==> flow/design.v <==
module Sort5 #(
    parameter DATA_WIDTH = 32
)(
    input iClk,
    input iReset_n,
    input iChipSelect_n,
    input iRead_n,
    input iWrite_n,
    input [3:0] iAddress,               
    input [DATA_WIDTH-1:0] iData,
    output reg [DATA_WIDTH-1:0] oData
);
    reg [DATA_WIDTH-1:0] in0, in1, in2, in3, in4;
    reg [DATA_WIDTH-1:0] sorted0, sorted1, sorted2, sorted3, sorted4;
    reg start;
    always @(posedge iClk or negedge iReset_n) begin
        if (!iReset_n) begin
            in0 <= 0; in1 <= 0; in2 <= 0; in3 <= 0; in4 <= 0;
            sorted0 <= 0; sorted1 <= 0; sorted2 <= 0; sorted3 <= 0; sorted4 <= 0;
            start <= 0;
        end else begin
            if (!iChipSelect_n && !iWrite_n) begin
                case (iAddress)
                    4'd0: in0 <= iData;
                    4'd1: in1 <= iData;
                    4'd2: in2 <= iData;
                    4'd3: in3 <= iData;
                    4'd4: in4 <= iData;
                    4'd5: start <= 1'b1;
                endcase
            end
            if (start) begin
                reg [DATA_WIDTH-1:0] t0, t1, t2, t3, t4;
                reg [DATA_WIDTH-1:0] tmp;
                t0 = in0;
                t1 = in1;
                t2 = in2;
                t3 = in3;
                t4 = in4;
                if (t0 > t1) begin tmp = t0; t0 = t1; t1 = tmp; end
                if (t1 > t2) begin tmp = t1; t1 = t2; t2 = tmp; end
                if (t2 > t3) begin tmp = t2; t2 = t3; t3 = tmp; end
                if (t3 > t4) begin tmp = t3; t3 = t4; t4 = tmp; end
                if (t0 > t1) begin tmp = t0; t0 = t1; t1 = tmp; end
                if (t1 > t2) begin tmp = t1; t1 = t2; t2 = tmp; end
                if (t2 > t3) begin tmp = t2; t2 = t3; t3 = tmp; end
                if (t0 > t1) begin tmp = t0; t0 = t1; t1 = tmp; end
                if (t1 > t2) begin tmp = t1; t1 = t2; t2 = tmp; end
                if (t0 > t1) begin tmp = t0; t0 = t1; t1 = tmp; end
                sorted0 <= t0;
                sorted1 <= t1;
                sorted2 <= t2;
                sorted3 <= t3;
                sorted4 <= t4;
                start <= 0;
            end
        end
    end
    always @(posedge iClk) begin
        if (!iChipSelect_n && !iRead_n) begin
            case (iAddress)
                4'd0: oData <= in0;
                4'd1: oData <= in1;
                4'd2: oData <= in2;
                4'd3: oData <= in3;
                4'd4: oData <= in4;
                4'd6: oData <= sorted0;
                4'd7: oData <= sorted1;
                4'd8: oData <= sorted2;
                4'd9: oData <= sorted3;
                4'd10: oData <= sorted4;
                default: oData <= 0;
            endcase
        end
    end
endmodule
Subject: tool reports on Sort5

Hi,

# Step by step through the tools: Sort5

Tool output for the design above before and after an edit, in the order of the flow.
Lines under "unedited" count in the file above, lines under "edited" in the edited file.
"difference" is "edited" less "unedited", of the values as shown.
Operators: Yosys type, input widths -> output width; for muxes data width and select width s.
The mark - stands for no value.

Top module: Sort5
Clock: iClk
Standard-cell library: sky130hd
Corner: tt_025C_1v80

# Edit of the RTL

The edit as a unified diff against the file above.
A script made this edit. It changes what the design does and was not meant as an optimisation.

```diff
@@ -58,5 +58,5 @@
     end
     always @(posedge iClk) begin
-        if (!iChipSelect_n && !iRead_n) begin
+        if (!iChipSelect_n || !iRead_n) begin
             case (iAddress)
                 4'd0: oData <= in0;
```

# Elaborated design

Counts by Yosys on the flattened word-level netlist (proc, flatten, opt, wreduce; memories kept). Register bits leave out memories and registers merged into their read ports (data or address). Print and check cells are left out. Cells with the same type and inputs are merged into one.

Bit counts:

| item                            | unedited | edited | difference |
| register bits after elaboration | 353      | 353    | 0 |
| input bits                      | 41       | 41     | 0 |
| output and inout bits           | 32       | 32     | 0 |
| word-level cells                | 82       | 82     | 0 |

Cells by class:

| item                          | unedited | edited | difference |
| order comparisons             | 10       | 10     | 0 |
| equality and inequality tests | 10       | 10     | 0 |
| muxes and demuxes             | 39       | 39     | 0 |
| reduce/logical cells          | 11       | 11     | 0 |

Operator list:

| cell               | unedited | edited | difference |
| $logic_and 1x1->1  | 2        | 1      | -1 |
| $logic_or 1x1->1   | 0        | 1      | +1 |
| $mux 32            | 35       | 35     | 0 |
| $gt 32x32->1       | 10       | 10     | 0 |
| $reduce_and 2->1   | 5        | 5      | 0 |
| $eq 4x3->1 const B | 4        | 4      | 0 |
| $eq 4x4->1 const B | 3        | 3      | 0 |
| $logic_not 1->1    | 3        | 3      | 0 |
| $mux 1             | 3        | 3      | 0 |
| $eq 4x2->1 const B | 2        | 2      | 0 |
| $eq 4x1->1 const B | 1        | 1      | 0 |
| $logic_not 4->1    | 1        | 1      | 0 |
| $pmux 32 s10       | 1        | 1      | 0 |

# Longest topological paths

Depth = most cells in a row (Yosys ltp): at word level without a register or memory, in the mapped netlist without a sequential cell, where the memories' decode and read muxes count.

Depth:

| item                          | unedited | edited | difference |
| depth after elaboration       | 20       | 20     | 0 |
| ABC_AREA                      | 0        | 0      | - |
| gate-level depth with buffers | 105      | 105    | 0 |
| mapped depth without buffers  | 90       | 90     | 0 |

# Netlist

Source: synth_stat.txt of the flow (Yosys; design flattened, memories mapped). It holds for the ABC_AREA given above (unset counts as 0); a run with the other value may have another netlist.

Cell types:

| cell type                 | unedited | edited | difference |
| sky130_fd_sc_hd__nand2_1  | 234      | 235    | +1 |
| sky130_fd_sc_hd__nor2_1   | 211      | 210    | -1 |
| sky130_fd_sc_hd__inv_1    | 368      | 368    | 0 |
| sky130_fd_sc_hd__dfrtp_1  | 321      | 321    | 0 |
| sky130_fd_sc_hd__ha_1     | 313      | 313    | 0 |
| sky130_fd_sc_hd__mux2_2   | 278      | 278    | 0 |
| sky130_fd_sc_hd__mux2i_1  | 265      | 265    | 0 |
| sky130_fd_sc_hd__a21oi_1  | 220      | 220    | 0 |
| sky130_fd_sc_hd__o21ai_0  | 165      | 165    | 0 |
| sky130_fd_sc_hd__clkbuf_1 | 113      | 113    | 0 |
| sky130_fd_sc_hd__a22oi_1  | 99       | 99     | 0 |
| sky130_fd_sc_hd__nand4_1  | 89       | 89     | 0 |
| sky130_fd_sc_hd__a21o_1   | 69       | 69     | 0 |
| sky130_fd_sc_hd__o221ai_1 | 47       | 47     | 0 |
| sky130_fd_sc_hd__nand3_1  | 46       | 46     | 0 |
| sky130_fd_sc_hd__buf_1    | 41       | 41     | 0 |
| sky130_fd_sc_hd__a221oi_1 | 35       | 35     | 0 |
| sky130_fd_sc_hd__a22o_1   | 33       | 33     | 0 |

Not every row of either side is listed.

Mapped netlist:

| item                               | unedited | edited  | difference |
| mapped cells                       | 3264     | 3264    | 0 |
| cell area after synthesis (um^2)   | 29513.3  | 29513.3 | 0.0 |
| sequential part of the area (um^2) | 8993.6   | 8993.6  | 0.0 |
| flip-flops                         | 353      | 353     | 0 |
| buffer cells                       | 176      | 176     | 0 |

# Worst setup path after synthesis

Source: OpenSTA report_checks on the synthesized netlist (no wires, ideal clock, input and output delay 20% of the period each), path of least setup slack; recovery checks are left aside. Register names are those of the netlist, which keeps one name where synthesis merged equal registers.

Timing path after synthesis:

| item                                | unedited        | edited          | difference |
| path type                           | reg2reg         | reg2reg         | - |
| start                               | reg in0[7]      | reg in0[7]      | - |
| end                                 | reg sorted0[13] | reg sorted0[13] | - |
| period (ns)                         | 20.0            | 20.0            | 0.0 |
| data arrival time (ns)              | 19.023          | 19.023          | 0.000 |
| data required time (ns)             | 19.874          | 19.874          | 0.000 |
| path slack (ns)                     | 0.851           | 0.851           | 0.000 |
| delay of the path (ns)              | 19.149          | 19.149          | 0.000 |
| driving pins on the path            | 99              | 99              | 0 |
| path buffers                        | 15              | 15              | 0 |
| period reached after synthesis (ns) | 19.149          | 19.149          | 0.000 |

"delay of the path" = arrival - input delay + setup time.
"driving pins on the path": output pins that drive a net of the path, with the launching flip-flop's if there is one; two outputs of one cell count as two.
"period reached after synthesis" = period - worst setup slack (recovery checks aside). The figure is calculated, with input and output delays left at 20% of the set period.
The rows between start and end are the longest chain of elaborated cells between them; the timing report does not say that the signal goes this way. Where chains are equally long, one stands for them.
Each line given opens the expression or statement behind the cell; cells for indexed reads and writes are added by Yosys, which also makes memories of some case tables.

On the way, after synthesis, unedited:
Cells stage by stage: sky130_fd_sc_hd__dfrtp_1 sky130_fd_sc_hd__ha_1 sky130_fd_sc_hd__a21oi_1 sky130_fd_sc_hd__o21ai_0 sky130_fd_sc_hd__a221oi_2 sky130_fd_sc_hd__a31oi_1 sky130_fd_sc_hd__o21ai_1 sky130_fd_sc_hd__clkbuf_1 sky130_fd_sc_hd__clkbuf_1 sky130_fd_sc_hd__mux2_2 sky130_fd_sc_hd__ha_1 sky130_fd_sc_hd__nand4_1 sky130_fd_sc_hd__or4_1 sky130_fd_sc_hd__nor3_1 sky130_fd_sc_hd__a31oi_1 sky130_fd_sc_hd__nor2_2 sky130_fd_sc_hd__clkbuf_1 sky130_fd_sc_hd__buf_1 [63 not listed] sky130_fd_sc_hd__ha_1 sky130_fd_sc_hd__o21ai_0 sky130_fd_sc_hd__nand2b_1 sky130_fd_sc_hd__a21oi_1 sky130_fd_sc_hd__nor2b_1 sky130_fd_sc_hd__o21ai_0 sky130_fd_sc_hd__nand2b_1 sky130_fd_sc_hd__a21oi_1 sky130_fd_sc_hd__nor2b_1 sky130_fd_sc_hd__o21ai_0 sky130_fd_sc_hd__o211ai_1 sky130_fd_sc_hd__a21oi_1 sky130_fd_sc_hd__a31oi_1 sky130_fd_sc_hd__nand2b_1 sky130_fd_sc_hd__buf_1 sky130_fd_sc_hd__clkbuf_1 sky130_fd_sc_hd__nor2_1 sky130_fd_sc_hd__a221o_1
Length of the longest elaborated chain: 20
Elaborated cells between the ends (all ways): 41
Source lines of those cells: 11

Ends and longest elaborated chain, after synthesis, unedited:

| item               | line | source |
| start: declaration | 13   | `reg [DATA_WIDTH-1:0] in0, in1, in2, in3, in4;` |
| start: assignment  | 18   | `in0 <= 0; in1 <= 0; in2 <= 0; in3 <= 0; in4 <= 0;` |
| start: assignment  | 24   | `4'd0: in0 <= iData;` |
| $gt 32x32->1       | 40   | `if (t0 > t1) begin tmp = t0; t0 = t1; t1 = tmp; end` |
| $mux 32            | 40   |  |
| $mux 32            | 32   | `if (start) begin` |
| $gt 32x32->1       | 41   | `if (t1 > t2) begin tmp = t1; t1 = t2; t2 = tmp; end` |
| $mux 32            | 41   |  |
| $mux 32            | 32   |  |
| $gt 32x32->1       | 44   | `if (t0 > t1) begin tmp = t0; t0 = t1; t1 = tmp; end` |
| [6 not listed]     | -    |  |
| $mux 32            | 47   | `if (t0 > t1) begin tmp = t0; t0 = t1; t1 = tmp; end` |
| $mux 32            | 32   |  |
| $gt 32x32->1       | 48   | `if (t1 > t2) begin tmp = t1; t1 = t2; t2 = tmp; end` |
| $mux 32            | 48   |  |
| $mux 32            | 32   |  |
| $gt 32x32->1       | 49   | `if (t0 > t1) begin tmp = t0; t0 = t1; t1 = tmp; end` |
| $mux 32            | 49   |  |
| end: assignment    | 19   | `sorted0 <= 0; sorted1 <= 0; sorted2 <= 0; sorted3 <= 0; sorted4 <= 0;` |
| end: assignment    | 50   | `sorted0 <= t0;` |
| end: declaration   | 14   | `reg [DATA_WIDTH-1:0] sorted0, sorted1, sorted2, sorted3, sorted4;` |

On the way, after synthesis, edited:
Cells stage by stage: sky130_fd_sc_hd__dfrtp_1 sky130_fd_sc_hd__ha_1 sky130_fd_sc_hd__a21oi_1 sky130_fd_sc_hd__o21ai_0 sky130_fd_sc_hd__a221oi_2 sky130_fd_sc_hd__a31oi_1 sky130_fd_sc_hd__o21ai_1 sky130_fd_sc_hd__clkbuf_1 sky130_fd_sc_hd__clkbuf_1 sky130_fd_sc_hd__mux2_2 sky130_fd_sc_hd__ha_1 sky130_fd_sc_hd__nand4_1 sky130_fd_sc_hd__or4_1 sky130_fd_sc_hd__nor3_1 sky130_fd_sc_hd__a31oi_1 sky130_fd_sc_hd__nor2_2 sky130_fd_sc_hd__clkbuf_1 sky130_fd_sc_hd__buf_1 [63 not listed] sky130_fd_sc_hd__ha_1 sky130_fd_sc_hd__o21ai_0 sky130_fd_sc_hd__nand2b_1 sky130_fd_sc_hd__a21oi_1 sky130_fd_sc_hd__nor2b_1 sky130_fd_sc_hd__o21ai_0 sky130_fd_sc_hd__nand2b_1 sky130_fd_sc_hd__a21oi_1 sky130_fd_sc_hd__nor2b_1 sky130_fd_sc_hd__o21ai_0 sky130_fd_sc_hd__o211ai_1 sky130_fd_sc_hd__a21oi_1 sky130_fd_sc_hd__a31oi_1 sky130_fd_sc_hd__nand2b_1 sky130_fd_sc_hd__buf_1 sky130_fd_sc_hd__clkbuf_1 sky130_fd_sc_hd__nor2_1 sky130_fd_sc_hd__a221o_1
Length of the longest elaborated chain: 20
Elaborated cells between the ends (all ways): 41
Source lines of those cells: 11

Ends and longest elaborated chain, after synthesis, edited:

| item               | line | source |
| start: declaration | 13   | `reg [DATA_WIDTH-1:0] in0, in1, in2, in3, in4;` |
| start: assignment  | 18   | `in0 <= 0; in1 <= 0; in2 <= 0; in3 <= 0; in4 <= 0;` |
| start: assignment  | 24   | `4'd0: in0 <= iData;` |
| $gt 32x32->1       | 40   | `if (t0 > t1) begin tmp = t0; t0 = t1; t1 = tmp; end` |
| $mux 32            | 40   |  |
| $mux 32            | 32   | `if (start) begin` |
| $gt 32x32->1       | 41   | `if (t1 > t2) begin tmp = t1; t1 = t2; t2 = tmp; end` |
| $mux 32            | 41   |  |
| $mux 32            | 32   |  |
| $gt 32x32->1       | 44   | `if (t0 > t1) begin tmp = t0; t0 = t1; t1 = tmp; end` |
| [6 not listed]     | -    |  |
| $mux 32            | 47   | `if (t0 > t1) begin tmp = t0; t0 = t1; t1 = tmp; end` |
| $mux 32            | 32   |  |
| $gt 32x32->1       | 48   | `if (t1 > t2) begin tmp = t1; t1 = t2; t2 = tmp; end` |
| $mux 32            | 48   |  |
| $mux 32            | 32   |  |
| $gt 32x32->1       | 49   | `if (t0 > t1) begin tmp = t0; t0 = t1; t1 = tmp; end` |
| $mux 32            | 49   |  |
| end: assignment    | 19   | `sorted0 <= 0; sorted1 <= 0; sorted2 <= 0; sorted3 <= 0; sorted4 <= 0;` |
| end: assignment    | 50   | `sorted0 <= t0;` |
| end: declaration   | 14   | `reg [DATA_WIDTH-1:0] sorted0, sorted1, sorted2, sorted3, sorted4;` |

# Timing after layout

From the final timing report of each run of set A: the path of least setup slack in the routed layout; clock arrival at registers is part of the times.

Timing path post-layout:

| item                     | unedited       | edited         | difference |
| path type                | reg2reg        | reg2reg        | - |
| start                    | reg in0[19]    | reg in1[27]    | - |
| end                      | reg sorted0[3] | reg sorted0[9] | - |
| period (ns)              | 20.0           | 20.0           | 0.0 |
| data arrival time (ns)   | 19.74          | 19.78          | +0.04 |
| data required time (ns)  | 20.47          | 20.47          | 0.00 |
| path slack (ns)          | 0.73           | 0.69           | -0.04 |
| driving pins on the path | 83             | 84             | +1 |
| path buffers             | 17             | 16             | -1 |

The rows between start and end are the longest chain of elaborated cells between them; the timing report does not say that the signal goes this way. Where chains are equally long, one stands for them.

On the way, post-layout, unedited:
Cells stage by stage: sky130_fd_sc_hd__dfrtp_1 sky130_fd_sc_hd__ha_1 sky130_fd_sc_hd__a41oi_1 sky130_fd_sc_hd__o21ai_1 sky130_fd_sc_hd__a22oi_2 sky130_fd_sc_hd__buf_4 sky130_fd_sc_hd__nand2_1 sky130_fd_sc_hd__o21ai_4 sky130_fd_sc_hd__clkbuf_16 sky130_fd_sc_hd__mux2_2 sky130_fd_sc_hd__ha_1 sky130_fd_sc_hd__a21oi_1 sky130_fd_sc_hd__o21ai_0 sky130_fd_sc_hd__a221oi_1 sky130_fd_sc_hd__buf_4 sky130_fd_sc_hd__a31oi_1 sky130_fd_sc_hd__or2_4 sky130_fd_sc_hd__buf_4 [47 not listed] sky130_fd_sc_hd__a22oi_2 sky130_fd_sc_hd__buf_4 sky130_fd_sc_hd__buf_4 sky130_fd_sc_hd__buf_12 sky130_fd_sc_hd__mux2i_2 sky130_fd_sc_hd__inv_1 sky130_fd_sc_hd__ha_1 sky130_fd_sc_hd__nand4_1 sky130_fd_sc_hd__nor2_1 sky130_fd_sc_hd__o21ai_0 sky130_fd_sc_hd__o211ai_1 sky130_fd_sc_hd__buf_4 sky130_fd_sc_hd__a21oi_1 sky130_fd_sc_hd__a31oi_2 sky130_fd_sc_hd__nand2b_4 sky130_fd_sc_hd__buf_12 sky130_fd_sc_hd__nor2_1 sky130_fd_sc_hd__a221o_1
Length of the longest elaborated chain: 20
Elaborated cells between the ends (all ways): 41
Source lines of those cells: 11

Ends and longest elaborated chain, post-layout, unedited:

| item               | line | source |
| start: declaration | 13   | `reg [DATA_WIDTH-1:0] in0, in1, in2, in3, in4;` |
| start: assignment  | 18   | `in0 <= 0; in1 <= 0; in2 <= 0; in3 <= 0; in4 <= 0;` |
| start: assignment  | 24   | `4'd0: in0 <= iData;` |
| $gt 32x32->1       | 40   | `if (t0 > t1) begin tmp = t0; t0 = t1; t1 = tmp; end` |
| $mux 32            | 40   |  |
| $mux 32            | 32   | `if (start) begin` |
| $gt 32x32->1       | 41   | `if (t1 > t2) begin tmp = t1; t1 = t2; t2 = tmp; end` |
| $mux 32            | 41   |  |
| $mux 32            | 32   |  |
| $gt 32x32->1       | 44   | `if (t0 > t1) begin tmp = t0; t0 = t1; t1 = tmp; end` |
| [6 not listed]     | -    |  |
| $mux 32            | 47   | `if (t0 > t1) begin tmp = t0; t0 = t1; t1 = tmp; end` |
| $mux 32            | 32   |  |
| $gt 32x32->1       | 48   | `if (t1 > t2) begin tmp = t1; t1 = t2; t2 = tmp; end` |
| $mux 32            | 48   |  |
| $mux 32            | 32   |  |
| $gt 32x32->1       | 49   | `if (t0 > t1) begin tmp = t0; t0 = t1; t1 = tmp; end` |
| $mux 32            | 49   |  |
| end: assignment    | 19   | `sorted0 <= 0; sorted1 <= 0; sorted2 <= 0; sorted3 <= 0; sorted4 <= 0;` |
| end: assignment    | 50   | `sorted0 <= t0;` |
| end: declaration   | 14   | `reg [DATA_WIDTH-1:0] sorted0, sorted1, sorted2, sorted3, sorted4;` |

On the way, post-layout, edited:
Cells stage by stage: sky130_fd_sc_hd__dfrtp_1 sky130_fd_sc_hd__inv_1 sky130_fd_sc_hd__ha_1 sky130_fd_sc_hd__a21oi_1 sky130_fd_sc_hd__o21ai_0 sky130_fd_sc_hd__a22oi_1 sky130_fd_sc_hd__nand2_1 sky130_fd_sc_hd__o21ai_4 sky130_fd_sc_hd__buf_6 sky130_fd_sc_hd__buf_4 sky130_fd_sc_hd__mux2_2 sky130_fd_sc_hd__ha_1 sky130_fd_sc_hd__nand4_1 sky130_fd_sc_hd__or4_4 sky130_fd_sc_hd__o21ai_0 sky130_fd_sc_hd__buf_4 sky130_fd_sc_hd__a31oi_2 sky130_fd_sc_hd__buf_4 [48 not listed] sky130_fd_sc_hd__a211oi_1 sky130_fd_sc_hd__a22oi_2 sky130_fd_sc_hd__buf_4 sky130_fd_sc_hd__buf_12 sky130_fd_sc_hd__buf_4 sky130_fd_sc_hd__buf_4 sky130_fd_sc_hd__mux2i_1 sky130_fd_sc_hd__ha_1 sky130_fd_sc_hd__nand4_1 sky130_fd_sc_hd__nor2_1 sky130_fd_sc_hd__o21ai_1 sky130_fd_sc_hd__o211ai_1 sky130_fd_sc_hd__a21oi_1 sky130_fd_sc_hd__a31oi_2 sky130_fd_sc_hd__nand2b_4 sky130_fd_sc_hd__buf_12 sky130_fd_sc_hd__nor2_1 sky130_fd_sc_hd__a221o_1
Length of the longest elaborated chain: 20
Elaborated cells between the ends (all ways): 41
Source lines of those cells: 11

Ends and longest elaborated chain, post-layout, edited:

| item               | line | source |
| start: declaration | 13   | `reg [DATA_WIDTH-1:0] in0, in1, in2, in3, in4;` |
| start: assignment  | 18   | `in0 <= 0; in1 <= 0; in2 <= 0; in3 <= 0; in4 <= 0;` |
| start: assignment  | 25   | `4'd1: in1 <= iData;` |
| $gt 32x32->1       | 40   | `if (t0 > t1) begin tmp = t0; t0 = t1; t1 = tmp; end` |
| $mux 32            | 40   |  |
| $mux 32            | 32   | `if (start) begin` |
| $gt 32x32->1       | 41   | `if (t1 > t2) begin tmp = t1; t1 = t2; t2 = tmp; end` |
| $mux 32            | 41   |  |
| $mux 32            | 32   |  |
| $gt 32x32->1       | 44   | `if (t0 > t1) begin tmp = t0; t0 = t1; t1 = tmp; end` |
| [6 not listed]     | -    |  |
| $mux 32            | 47   | `if (t0 > t1) begin tmp = t0; t0 = t1; t1 = tmp; end` |
| $mux 32            | 32   |  |
| $gt 32x32->1       | 48   | `if (t1 > t2) begin tmp = t1; t1 = t2; t2 = tmp; end` |
| $mux 32            | 48   |  |
| $mux 32            | 32   |  |
| $gt 32x32->1       | 49   | `if (t0 > t1) begin tmp = t0; t0 = t1; t1 = tmp; end` |
| $mux 32            | 49   |  |
| end: assignment    | 19   | `sorted0 <= 0; sorted1 <= 0; sorted2 <= 0; sorted3 <= 0; sorted4 <= 0;` |
| end: assignment    | 50   | `sorted0 <= t0;` |
| end: declaration   | 14   | `reg [DATA_WIDTH-1:0] sorted0, sorted1, sorted2, sorted3, sorted4;` |

# Measured runs

Both versions went through the flow (Yosys, OpenROAD) with the same settings in each pair. Constraints: input delay and output delay 20% of the set period each, output load 0.01 pF.

Flow settings, set A:
CORE_UTILIZATION: 40
period_ns: 20.0
CAP_MARGIN: 20
CORE_MARGIN: 2
SLEW_MARGIN: 20

Measured results, set A:

| item                                                     | unedited | edited  | difference |
| area of the synthesized netlist (um^2)                   | 29513.3  | 29513.3 | 0.0 |
| die outline area (um^2)                                  | 75971.9  | 75971.9 | 0.0 |
| area of the standard cells in the finished layout (um^2) | 36175.9  | 37211.9 | +1036.0 |
| setup slack of the critical path (ns)                    | 0.731    | 0.690   | -0.041 |

Flow settings, set B:
CAP_MARGIN: 30
CORE_MARGIN: 8
CORE_UTILIZATION: 31
GPL_TIMING_DRIVEN: 0
PLACE_DENSITY_LB_ADDON: 0.1
SETUP_SLACK_MARGIN: 4.86
SLEW_MARGIN: 35
period_ns: 30.2

Measured results, set B:

| item                                                     | unedited | edited   | difference |
| area of the synthesized netlist (um^2)                   | 29513.3  | 29513.3  | 0.0 |
| die outline area (um^2)                                  | 105333.0 | 105333.0 | 0.0 |
| area of the standard cells in the finished layout (um^2) | 33727.3  | 33751.1  | +23.8 |
| setup slack of the critical path (ns)                    | 5.728    | 5.722    | -0.006 |

Regards
